==> flow/design.v <==
`timescale 1ns / 1ps
module LED_flow(
  input      i_clk,                     
  input      i_rst_n,                   
  input      pause,                     
  output reg [6:0] keyboard_val,        
  output reg [7:0] keyboard             
 );
reg [1:0] cnt2;                         
reg [3:0] flag;                         
reg [23:0] flag_time;                   
reg key_clk_sec;                        
reg key_clk_sec_d;
reg [1:0] cnt;                          
reg key_clk_d;
wire key_clk  = cnt[1];                 
wire sec_tick = key_clk_sec & ~key_clk_sec_d;
wire scan_tick = key_clk & ~key_clk_d;
always @ (posedge i_clk)
   begin
     if (i_rst_n) begin
         cnt <= 2'd0;
         cnt2 <= 2'd0;
         key_clk_sec <= 1'b0;
         key_clk_sec_d <= 1'b0;
         key_clk_d <= 1'b0;
     end else begin
         cnt <= cnt + 1'b1;
         cnt2 <= (cnt2 + 1'b1) % 2'd3;
         if(cnt2 < 2'd1)
             key_clk_sec <= 1'b1;
         else
             key_clk_sec <= 1'b0;
         key_clk_sec_d <= key_clk_sec;
         key_clk_d <= key_clk;
     end
   end
always @ (posedge i_clk)
  begin
    if (i_rst_n)
        flag_time <= 24'b0;
    else if(sec_tick && !pause)
        flag_time <= (flag_time + 1'b1) % 24'd8640000;
  end
always @ (posedge i_clk)
  if (i_rst_n) begin
    flag <= 4'd0;
    keyboard <= 8'b1111_1111;
    keyboard_val <= 7'b1111111;
  end else if (scan_tick)
  begin
    flag <= (flag + 1'b1) % 4'd8;
    case(flag)
       4'h0:begin
                keyboard <= 8'b0111_1111;    
                case((flag_time / 19'd360000) / 4'd10)
                4'd0:keyboard_val <= 7'b0000001;
                4'd1:keyboard_val <= 7'b1001111;
                4'd2:keyboard_val <= 7'b0010010;
                4'd3:keyboard_val <= 7'b0000110;
                4'd4:keyboard_val <= 7'b1001100;
                4'd5:keyboard_val <= 7'b0100100;
                4'd6:keyboard_val <= 7'b0100000;
                4'd7:keyboard_val <= 7'b0001111;
                4'd8:keyboard_val <= 7'b0000000;
                4'd9:keyboard_val <= 7'b0001100;
                endcase
            end
       4'h1:begin
                keyboard <= 8'b1011_1111;    
                case((flag_time / 19'd360000) % 4'd10)
                4'd0:keyboard_val <= 7'b0000001;
                4'd1:keyboard_val <= 7'b1001111;
                4'd2:keyboard_val <= 7'b0010010;
                4'd3:keyboard_val <= 7'b0000110;
                4'd4:keyboard_val <= 7'b1001100;
                4'd5:keyboard_val <= 7'b0100100;
                4'd6:keyboard_val <= 7'b0100000;
                4'd7:keyboard_val <= 7'b0001111;
                4'd8:keyboard_val <= 7'b0000000;
                4'd9:keyboard_val <= 7'b0001100;
                endcase
            end
       4'h2:begin
                keyboard <= 8'b1101_1111;    
                case(((flag_time / 13'd6000) % 6'd60) / 4'd10)
                4'd0:keyboard_val <= 7'b0000001;
                4'd1:keyboard_val <= 7'b1001111;
                4'd2:keyboard_val <= 7'b0010010;
                4'd3:keyboard_val <= 7'b0000110;
                4'd4:keyboard_val <= 7'b1001100;
                4'd5:keyboard_val <= 7'b0100100;
                4'd6:keyboard_val <= 7'b0100000;
                4'd7:keyboard_val <= 7'b0001111;
                4'd8:keyboard_val <= 7'b0000000;
                4'd9:keyboard_val <= 7'b0001100;
                endcase
            end
       4'h3:begin
                keyboard <= 8'b1110_1111;    
                case(((flag_time / 13'd6000) % 6'd60) % 4'd10)
                4'd0:keyboard_val <= 7'b0000001;
                4'd1:keyboard_val <= 7'b1001111;
                4'd2:keyboard_val <= 7'b0010010;
                4'd3:keyboard_val <= 7'b0000110;
                4'd4:keyboard_val <= 7'b1001100;
                4'd5:keyboard_val <= 7'b0100100;
                4'd6:keyboard_val <= 7'b0100000;
                4'd7:keyboard_val <= 7'b0001111;
                4'd8:keyboard_val <= 7'b0000000;
                4'd9:keyboard_val <= 7'b0001100;
                endcase
            end
       4'h4:begin
                keyboard <= 8'b1111_0111;    
                case(((flag_time / 7'd100) % 6'd60) / 4'd10)
                4'd0:keyboard_val <= 7'b0000001;
                4'd1:keyboard_val <= 7'b1001111;
                4'd2:keyboard_val <= 7'b0010010;
                4'd3:keyboard_val <= 7'b0000110;
                4'd4:keyboard_val <= 7'b1001100;
                4'd5:keyboard_val <= 7'b0100100;
                4'd6:keyboard_val <= 7'b0100000;
                4'd7:keyboard_val <= 7'b0001111;
                4'd8:keyboard_val <= 7'b0000000;
                4'd9:keyboard_val <= 7'b0001100;
                endcase
            end
       4'h5:begin
                keyboard <= 8'b1111_1011;    
                case(((flag_time / 7'd100) % 6'd60) % 4'd10)
                4'd0:keyboard_val <= 7'b0000001;
                4'd1:keyboard_val <= 7'b1001111;
                4'd2:keyboard_val <= 7'b0010010;
                4'd3:keyboard_val <= 7'b0000110;
                4'd4:keyboard_val <= 7'b1001100;
                4'd5:keyboard_val <= 7'b0100100;
                4'd6:keyboard_val <= 7'b0100000;
                4'd7:keyboard_val <= 7'b0001111;
                4'd8:keyboard_val <= 7'b0000000;
                4'd9:keyboard_val <= 7'b0001100;
                endcase
            end
       4'h6:begin
                keyboard <= 8'b1111_1101;    
                case((flag_time % 7'd100)/4'd10)
                4'd0:keyboard_val <= 7'b0000001;
                4'd1:keyboard_val <= 7'b1001111;
                4'd2:keyboard_val <= 7'b0010010;
                4'd3:keyboard_val <= 7'b0000110;
                4'd4:keyboard_val <= 7'b1001100;
                4'd5:keyboard_val <= 7'b0100100;
                4'd6:keyboard_val <= 7'b0100000;
                4'd7:keyboard_val <= 7'b0001111;
                4'd8:keyboard_val <= 7'b0000000;
                4'd9:keyboard_val <= 7'b0001100;
                endcase
            end
       4'h7:begin
                keyboard <= 8'b1111_1110;    
                case(flag_time % 4'd10)
                4'd0:keyboard_val <= 7'b0000001;
                4'd1:keyboard_val <= 7'b1001111;
                4'd2:keyboard_val <= 7'b0010010;
                4'd3:keyboard_val <= 7'b0000110;
                4'd4:keyboard_val <= 7'b1001100;
                4'd5:keyboard_val <= 7'b0100100;
                4'd6:keyboard_val <= 7'b0100000;
                4'd7:keyboard_val <= 7'b0001111;
                4'd8:keyboard_val <= 7'b0000000;
                4'd9:keyboard_val <= 7'b0001100;
                endcase
            end
    endcase
  end
endmodule
== Tool chain data of LED_flow ==
Module LED_flow before and after one edit of its RTL, step after step.
"unedited" refers to lines of the RTL above, "edited" to lines of the edited file.
"change": "edited" minus "unedited" as printed here. "relative change": 100 x difference / "unedited".
Operators carry their Yosys type and port widths (W data, S select, Z words).
Cell names lack the library's common part.
Not given: n/a
Design
  design top: LED_flow
  clock: i_clk
  standard-cell library: sky130hd
  corner: tt_025C_1v80

== Edit of the RTL ==
Unified diff, file above to edited file.
A script made this edit. It was not meant as an optimisation and need not keep what the design does.
begin of diff
@@ -5,5 +5,5 @@
   input      pause,                     
   output reg [6:0] keyboard_val,        
-  output reg [7:0] keyboard             
+  output reg [5:0] keyboard             
  );
 reg [1:0] cnt2;                         
end of diff

== Word-level counts ==
Yosys after proc, flatten, opt, wreduce and memory -nomap, before mapping. Memory bits, and registers merged into a memory's read port (data or address), are not among the register bits. Print and check cells are not counted. Equal cells are merged and count once.
Word-level totals
  clocked read ports x word width: unedited 0, edited 0, change 0
  cells after elaboration: unedited 146, edited 148, change +2, relative change +1.37%
  bits in read-only memories: unedited 0, edited 0, change 0
  memory bits (writable): unedited 0, edited 0, change 0
  bits in registers: unedited 49, edited 47, change -2, relative change -4.08%
  bits in latches: unedited 0, edited 0, change 0
  memories kept: unedited 0, edited 0, change 0
Operators by class
  $lt $le $gt $ge: unedited 1, edited 1, change 0, relative change 0.00%
  muxes and demuxes: unedited 11, edited 11, change 0, relative change 0.00%
  reductions and logical operators: unedited 14, edited 16, change +2, relative change +14.29%
  eq/ne operators: unedited 87, edited 87, change 0, relative change 0.00%
  $mul: unedited 0, edited 0, change 0
  bitwise logic cells: unedited 4, edited 4, change 0, relative change 0.00%
  divide/modulo/power cells: unedited 16, edited 16, change 0, relative change 0.00%
  shift operators: unedited 0, edited 0, change 0
  add/subtract/negate cells: unedited 4, edited 4, change 0, relative change 0.00%
Operators by type and width
  $pmux W8 S8: unedited 1, edited 0, change -1, relative change -100.00%
  $pmux W6 S7: unedited 0, edited 1, change +1
  $reduce_bool A7 Y1: unedited 0, edited 1, change +1
  $reduce_or A2 Y1: unedited 0, edited 1, change +1
Unchanged operator kinds not shown: 33.

== Depth ==
Yosys ltp: most cells in a row. Word level: on the elaborated netlist, between registers, memories and ports. Mapped: between sequential cells and ports; inverters and the memories' decode and read muxes count.
Depth
  word-level depth: unedited 6, edited 6, change 0, relative change 0.00%
  ABC_AREA: unedited 0, edited 0
  depth in mapped cells: unedited 86, edited 77, change -9, relative change -10.47%
  gate-level depth less buffers: unedited 69, edited 63, change -6, relative change -8.70%

== Synthesis result ==
Yosys stat after the flow's synthesis: flattened, memories mapped to cells. It holds for the ABC_AREA given above (unset counts as 0); a run with the other value may have another netlist.
Cells by type
  nor2_1: unedited 404, edited 299, change -105, relative change -25.99%
  nand2_1: unedited 389, edited 319, change -70, relative change -17.99%
  a21oi_1: unedited 278, edited 217, change -61, relative change -21.94%
  xnor2_1: unedited 225, edited 177, change -48, relative change -21.33%
  clkbuf_1: unedited 147, edited 105, change -42, relative change -28.57%
  nand3_1: unedited 140, edited 109, change -31, relative change -22.14%
  nand4_1: unedited 58, edited 29, change -29, relative change -50.00%
  nor3_1: unedited 149, edited 121, change -28, relative change -18.79%
  inv_1: unedited 106, edited 80, change -26, relative change -24.53%
  o21ai_0: unedited 224, edited 200, change -24, relative change -10.71%
  and3_1: unedited 50, edited 31, change -19, relative change -38.00%
  or2_2: unedited 42, edited 23, change -19, relative change -45.24%
  a31oi_1: unedited 75, edited 58, change -17, relative change -22.67%
  buf_2: unedited 51, edited 34, change -17, relative change -33.33%
  a21o_1: unedited 40, edited 23, change -17, relative change -42.50%
  a221oi_1: unedited 28, edited 12, change -16, relative change -57.14%
  xor2_1: unedited 59, edited 45, change -14, relative change -23.73%
  and2_1: unedited 58, edited 44, change -14, relative change -24.14%
Unchanged cell types not shown: 17.
Not every row of either side is listed.
Mapped netlist
  cell area after synthesis (mm^2): unedited 0.0250465, edited 0.0199429, change -0.0051036, relative change -20.38%
  mapped flip-flops: unedited 48, edited 46, change -2, relative change -4.17%
  buffers: unedited 230, edited 180, change -50, relative change -21.74%
  mapped cells: unedited 3840, edited 3044, change -796, relative change -20.73%

== Timing after synthesis ==
OpenSTA on the mapped netlist: ideal clock, no wires. The path of least setup slack (recovery checks aside). Input and output delay are each 20% of the period. Register names are those of the netlist, which keeps one name where synthesis merged equal registers.
Timing path post-synthesis
  path kind: unedited register to register, edited register to register
  from: unedited register flag_time[20], edited register flag_time[23]
  to: unedited register keyboard_val[6], edited register keyboard_val[4]
  setup time (ns): unedited 0.079, edited 0.122, change +0.043
  arrival (ns): unedited 19.806, edited 16.196, change -3.610, relative change -18.23%
  clock period (ns): unedited 25.0, edited 25.0, change 0.0, relative change 0.00%
  setup slack (ns): unedited 5.115, edited 8.682, change +3.567
  delay of the path (ns): unedited 19.885, edited 16.318, change -3.567, relative change -17.94%
  time at the first pin (ns): unedited 0.000, edited 0.000, change 0.000
  data required time (ns): unedited 24.921, edited 24.878, change -0.043, relative change -0.17%
  stages on the path: unedited 77, edited 65, change -12, relative change -15.58%
  buffers on the path: unedited 9, edited 9, change 0, relative change 0.00%
  period reached after synthesis (ns): unedited 19.885, edited 16.318, change -3.567, relative change -17.94%
"delay of the path" is the arrival time less input delay plus setup time.
"stages on the path" counts driving pins, that of a launching flip-flop among them; a cell with two outputs on the path counts twice.
"period reached after synthesis" = period - worst setup slack (recovery checks aside). The figure is calculated, with input and output delays left at 20% of the set period.
The rows between start and end are the longest chain of elaborated cells between them; the timing report does not say that the signal goes this way. Where chains are equally long, one stands for them.
A line is the first line of the expression or statement that the cell stems from. Yosys adds cells for indexed reads and writes and turns some case tables into memories.
At most two assigning lines are given for a register; there are more.
Between the ends, post-synthesis, unedited
  cells stage by stage: dfxtp_1 buf_2 or2_1 buf_2 a211oi_1 or3_1 buf_2 mux2_1 a211o_1 o21ai_1 a21oi_1 or3b_1 o221a_1 a211o_1 a32o_1 nor2b_2 nand3_2 a311oi_2 (+41 left out) a311oi_1 xor2_1 a2111oi_2 nand4bb_2 or4_4 a21o_1 o2111a_1 a32oi_1 xor2_1 or2_2 or4_4 nor2_2 nor3_1 or4_1 a32o_1 o41a_1 or3_1 o211ai_1
  length of the longest elaborated chain: 6
  elaborated cells between the ends (all ways): 112
Ends and longest elaborated chain, post-synthesis, unedited
  from (decl): line 11  | reg [23:0] flag_time;
  from (assign): line 41  | flag_time <= 24'b0;
  from (assign): line 43  | flag_time <= (flag_time + 1'b1) % 24'd8640000;
  $div A24 B7 Y24: line 131  | case(((flag_time / 7'd100) % 6'd60) % 4'd10)
  $mod A24 B6 Y24: line 131
  $mod A24 B4 Y24: line 131
  $eq A24 B4 Y1: line 131
  $pmux W7 S10: line 131
  $pmux W7 S8: line 53  | case(flag)
  to (assign): line 49  | keyboard_val <= 7'b1111111;
  to (assign): line 57  | 4'd0:keyboard_val <= 7'b0000001;
  to (decl): line 6  | output reg [6:0] keyboard_val,
Between the ends, post-synthesis, edited
  cells stage by stage: dfxtp_1 buf_4 a21oi_1 nor2_1 mux2_2 o32ai_4 o311ai_1 mux2_2 and3b_1 buf_4 a211oi_2 o31ai_1 a2111o_1 o21ai_4 o32ai_2 or4_4 a311oi_1 o31ai_1 (+29 left out) a2111oi_4 nor4_1 nand3_1 xnor2_1 or3_1 buf_2 or3_1 buf_4 a21oi_1 a21oi_1 or4_4 or4_4 buf_6 o32ai_2 nand4_1 o311ai_4 a21boi_1 a311o_1
  length of the longest elaborated chain: 6
  elaborated cells between the ends (all ways): 112
Ends and longest elaborated chain, post-synthesis, edited
  from (decl): line 11  | reg [23:0] flag_time;
  from (assign): line 41  | flag_time <= 24'b0;
  from (assign): line 43  | flag_time <= (flag_time + 1'b1) % 24'd8640000;
  $div A24 B7 Y24: line 131  | case(((flag_time / 7'd100) % 6'd60) % 4'd10)
  $mod A24 B6 Y24: line 131
  $mod A24 B4 Y24: line 131
  $eq A24 B4 Y1: line 131
  $pmux W7 S10: line 131
  $pmux W7 S8: line 53  | case(flag)
  to (assign): line 49  | keyboard_val <= 7'b1111111;
  to (assign): line 57  | 4'd0:keyboard_val <= 7'b0000001;
  to (decl): line 6  | output reg [6:0] keyboard_val,

== Worst path after layout ==
Path of least setup slack in the final report of the runs of pair 1 (OpenROAD, finished layout, wires in). Where an end is a register, its clock arrival counts in the times.
Timing path post-layout
  path kind: unedited register to register, edited register to register
  from: unedited register flag_time[20], edited register flag_time[22]
  to: unedited register keyboard_val[0], edited register keyboard_val[4]
  time at the first pin (ns): unedited 0.31, edited 0.30, change -0.01, relative change -3.23%
  setup time (ns): unedited 0.12, edited 0.11, change -0.01
  clock period (ns): unedited 25.0, edited 25.0, change 0.0, relative change 0.00%
  stages on the path: unedited 71, edited 60, change -11, relative change -15.49%
  buffers on the path: unedited 5, edited 1, change -4, relative change -80.00%
  setup slack (ns): unedited 1.37, edited 2.83, change +1.46
  arrival (ns): unedited 23.81, edited 22.36, change -1.45, relative change -6.09%
  data required time (ns): unedited 25.18, edited 25.19, change +0.01, relative change +0.04%
The rows between start and end are the longest chain of elaborated cells between them; the timing report does not say that the signal goes this way. Where chains are equally long, one stands for them.
At most two assigning lines are given for a register; there are more.
Between the ends, post-layout, unedited
  cells stage by stage: dfxtp_1 buf_4 nor2_1 and2_1 a221oi_1 o21ai_1 a2111oi_0 o21ai_2 a21oi_2 mux2_2 o21ai_0 nor2_1 o31ai_1 mux2i_2 a211oi_1 mux2i_1 or2_1 nand3_2 (+35 left out) xor2_1 buf_4 a2111oi_2 nand4bb_2 o41ai_2 or2_2 o2111a_1 nand3_2 mux2i_1 xnor2_1 or4_4 nor2_4 nor3_1 or4_1 a32o_1 or4_1 a221oi_1 o21ai_1
  length of the longest elaborated chain: 6
  elaborated cells between the ends (all ways): 112
Ends and longest elaborated chain, post-layout, unedited
  from (decl): line 11  | reg [23:0] flag_time;
  from (assign): line 41  | flag_time <= 24'b0;
  from (assign): line 43  | flag_time <= (flag_time + 1'b1) % 24'd8640000;
  $div A24 B7 Y24: line 131  | case(((flag_time / 7'd100) % 6'd60) % 4'd10)
  $mod A24 B6 Y24: line 131
  $mod A24 B4 Y24: line 131
  $eq A24 B4 Y1: line 131
  $pmux W7 S10: line 131
  $pmux W7 S8: line 53  | case(flag)
  to (assign): line 49  | keyboard_val <= 7'b1111111;
  to (assign): line 57  | 4'd0:keyboard_val <= 7'b0000001;
  to (decl): line 6  | output reg [6:0] keyboard_val,
Between the ends, post-layout, edited
  cells stage by stage: dfxtp_1 buf_4 nand2b_1 nand2_1 a211oi_2 o32ai_4 nor4bb_1 o31ai_1 and2_1 a211oi_2 o31ai_1 o21ai_1 a221oi_1 nor3_1 a211oi_2 o41ai_1 o22ai_1 o211ai_2 (+24 left out) and3_1 nor3_1 o2111a_1 nand2_2 maj3_1 o2111ai_2 nor3_2 xnor2_2 inv_1 a311oi_1 nand3_1 nor4_4 a21oi_1 o32ai_1 a211o_1 nor3_1 a221o_1 a311o_1
  length of the longest elaborated chain: 6
  elaborated cells between the ends (all ways): 112
Ends and longest elaborated chain, post-layout, edited
  from (decl): line 11  | reg [23:0] flag_time;
  from (assign): line 41  | flag_time <= 24'b0;
  from (assign): line 43  | flag_time <= (flag_time + 1'b1) % 24'd8640000;
  $div A24 B7 Y24: line 131  | case(((flag_time / 7'd100) % 6'd60) % 4'd10)
  $mod A24 B6 Y24: line 131
  $mod A24 B4 Y24: line 131
  $eq A24 B4 Y1: line 131
  $pmux W7 S10: line 131
  $pmux W7 S8: line 53  | case(flag)
  to (assign): line 49  | keyboard_val <= 7'b1111111;
  to (assign): line 57  | 4'd0:keyboard_val <= 7'b0000001;
  to (decl): line 6  | output reg [6:0] keyboard_val,

== Flow runs ==
Both versions went through the flow (Yosys, OpenROAD) with the same settings in each pair. Constraints: input delay and output delay 20% of the set period each, output load 0.01 pF.
Settings, pair 1
  CORE_UTILIZATION: 40
  PLACE_DENSITY: 0.6
  period_ns: 25.0
  CAP_MARGIN: 20
  CORE_MARGIN: 2
  SLEW_MARGIN: 20
Measured results, pair 1
  post-layout utilization (%): unedited 42.8, edited 41.7, change -1.1
  worst hold slack after layout (ns): unedited 0.423, edited 0.415, change -0.008
  chip area in the Yosys report (mm^2): unedited 0.0250465, edited 0.0199429, change -0.0051036, relative change -20.38%
  post-route setup TNS (ns): unedited 0.000, edited 0.000, change 0.000
  full die area (mm^2): unedited 0.0646329, edited 0.0516585, change -0.0129744, relative change -20.07%
  achieved clock period (ns): unedited 23.634, edited 22.169, change -1.465, relative change -6.20%
  setup slack of the worst path (ns): unedited 1.366, edited 2.831, change +1.465
Settings, pair 2
  ABC_AREA: 0
  CORE_MARGIN: 3
  CORE_UTILIZATION: 48
  HOLD_SLACK_MARGIN: 0.07
  PLACE_DENSITY_LB_ADDON: 0.08
  SETUP_SLACK_MARGIN: 5.0
  SLEW_MARGIN: 15
  period_ns: 17.5
  CAP_MARGIN: 20
Measured results, pair 2
  post-layout utilization (%): unedited 77.8, edited 61.0, change -16.8
  worst hold slack after layout (ns): unedited 0.450, edited 0.415, change -0.035
  chip area in the Yosys report (mm^2): unedited 0.0250465, edited 0.0199429, change -0.0051036, relative change -20.38%
  post-route setup TNS (ns): unedited -13.063, edited 0.000, change +13.063
  full die area (mm^2): unedited 0.0549574, edited 0.0440286, change -0.0109288, relative change -19.89%
  achieved clock period (ns): unedited 19.436, edited 16.653, change -2.783, relative change -14.32%
  setup slack of the worst path (ns): unedited -1.935, edited 0.847, change +2.782
"achieved clock period" means the clock period less the worst setup slack. The figure is calculated, with input and output delays left at 20% of the set period.
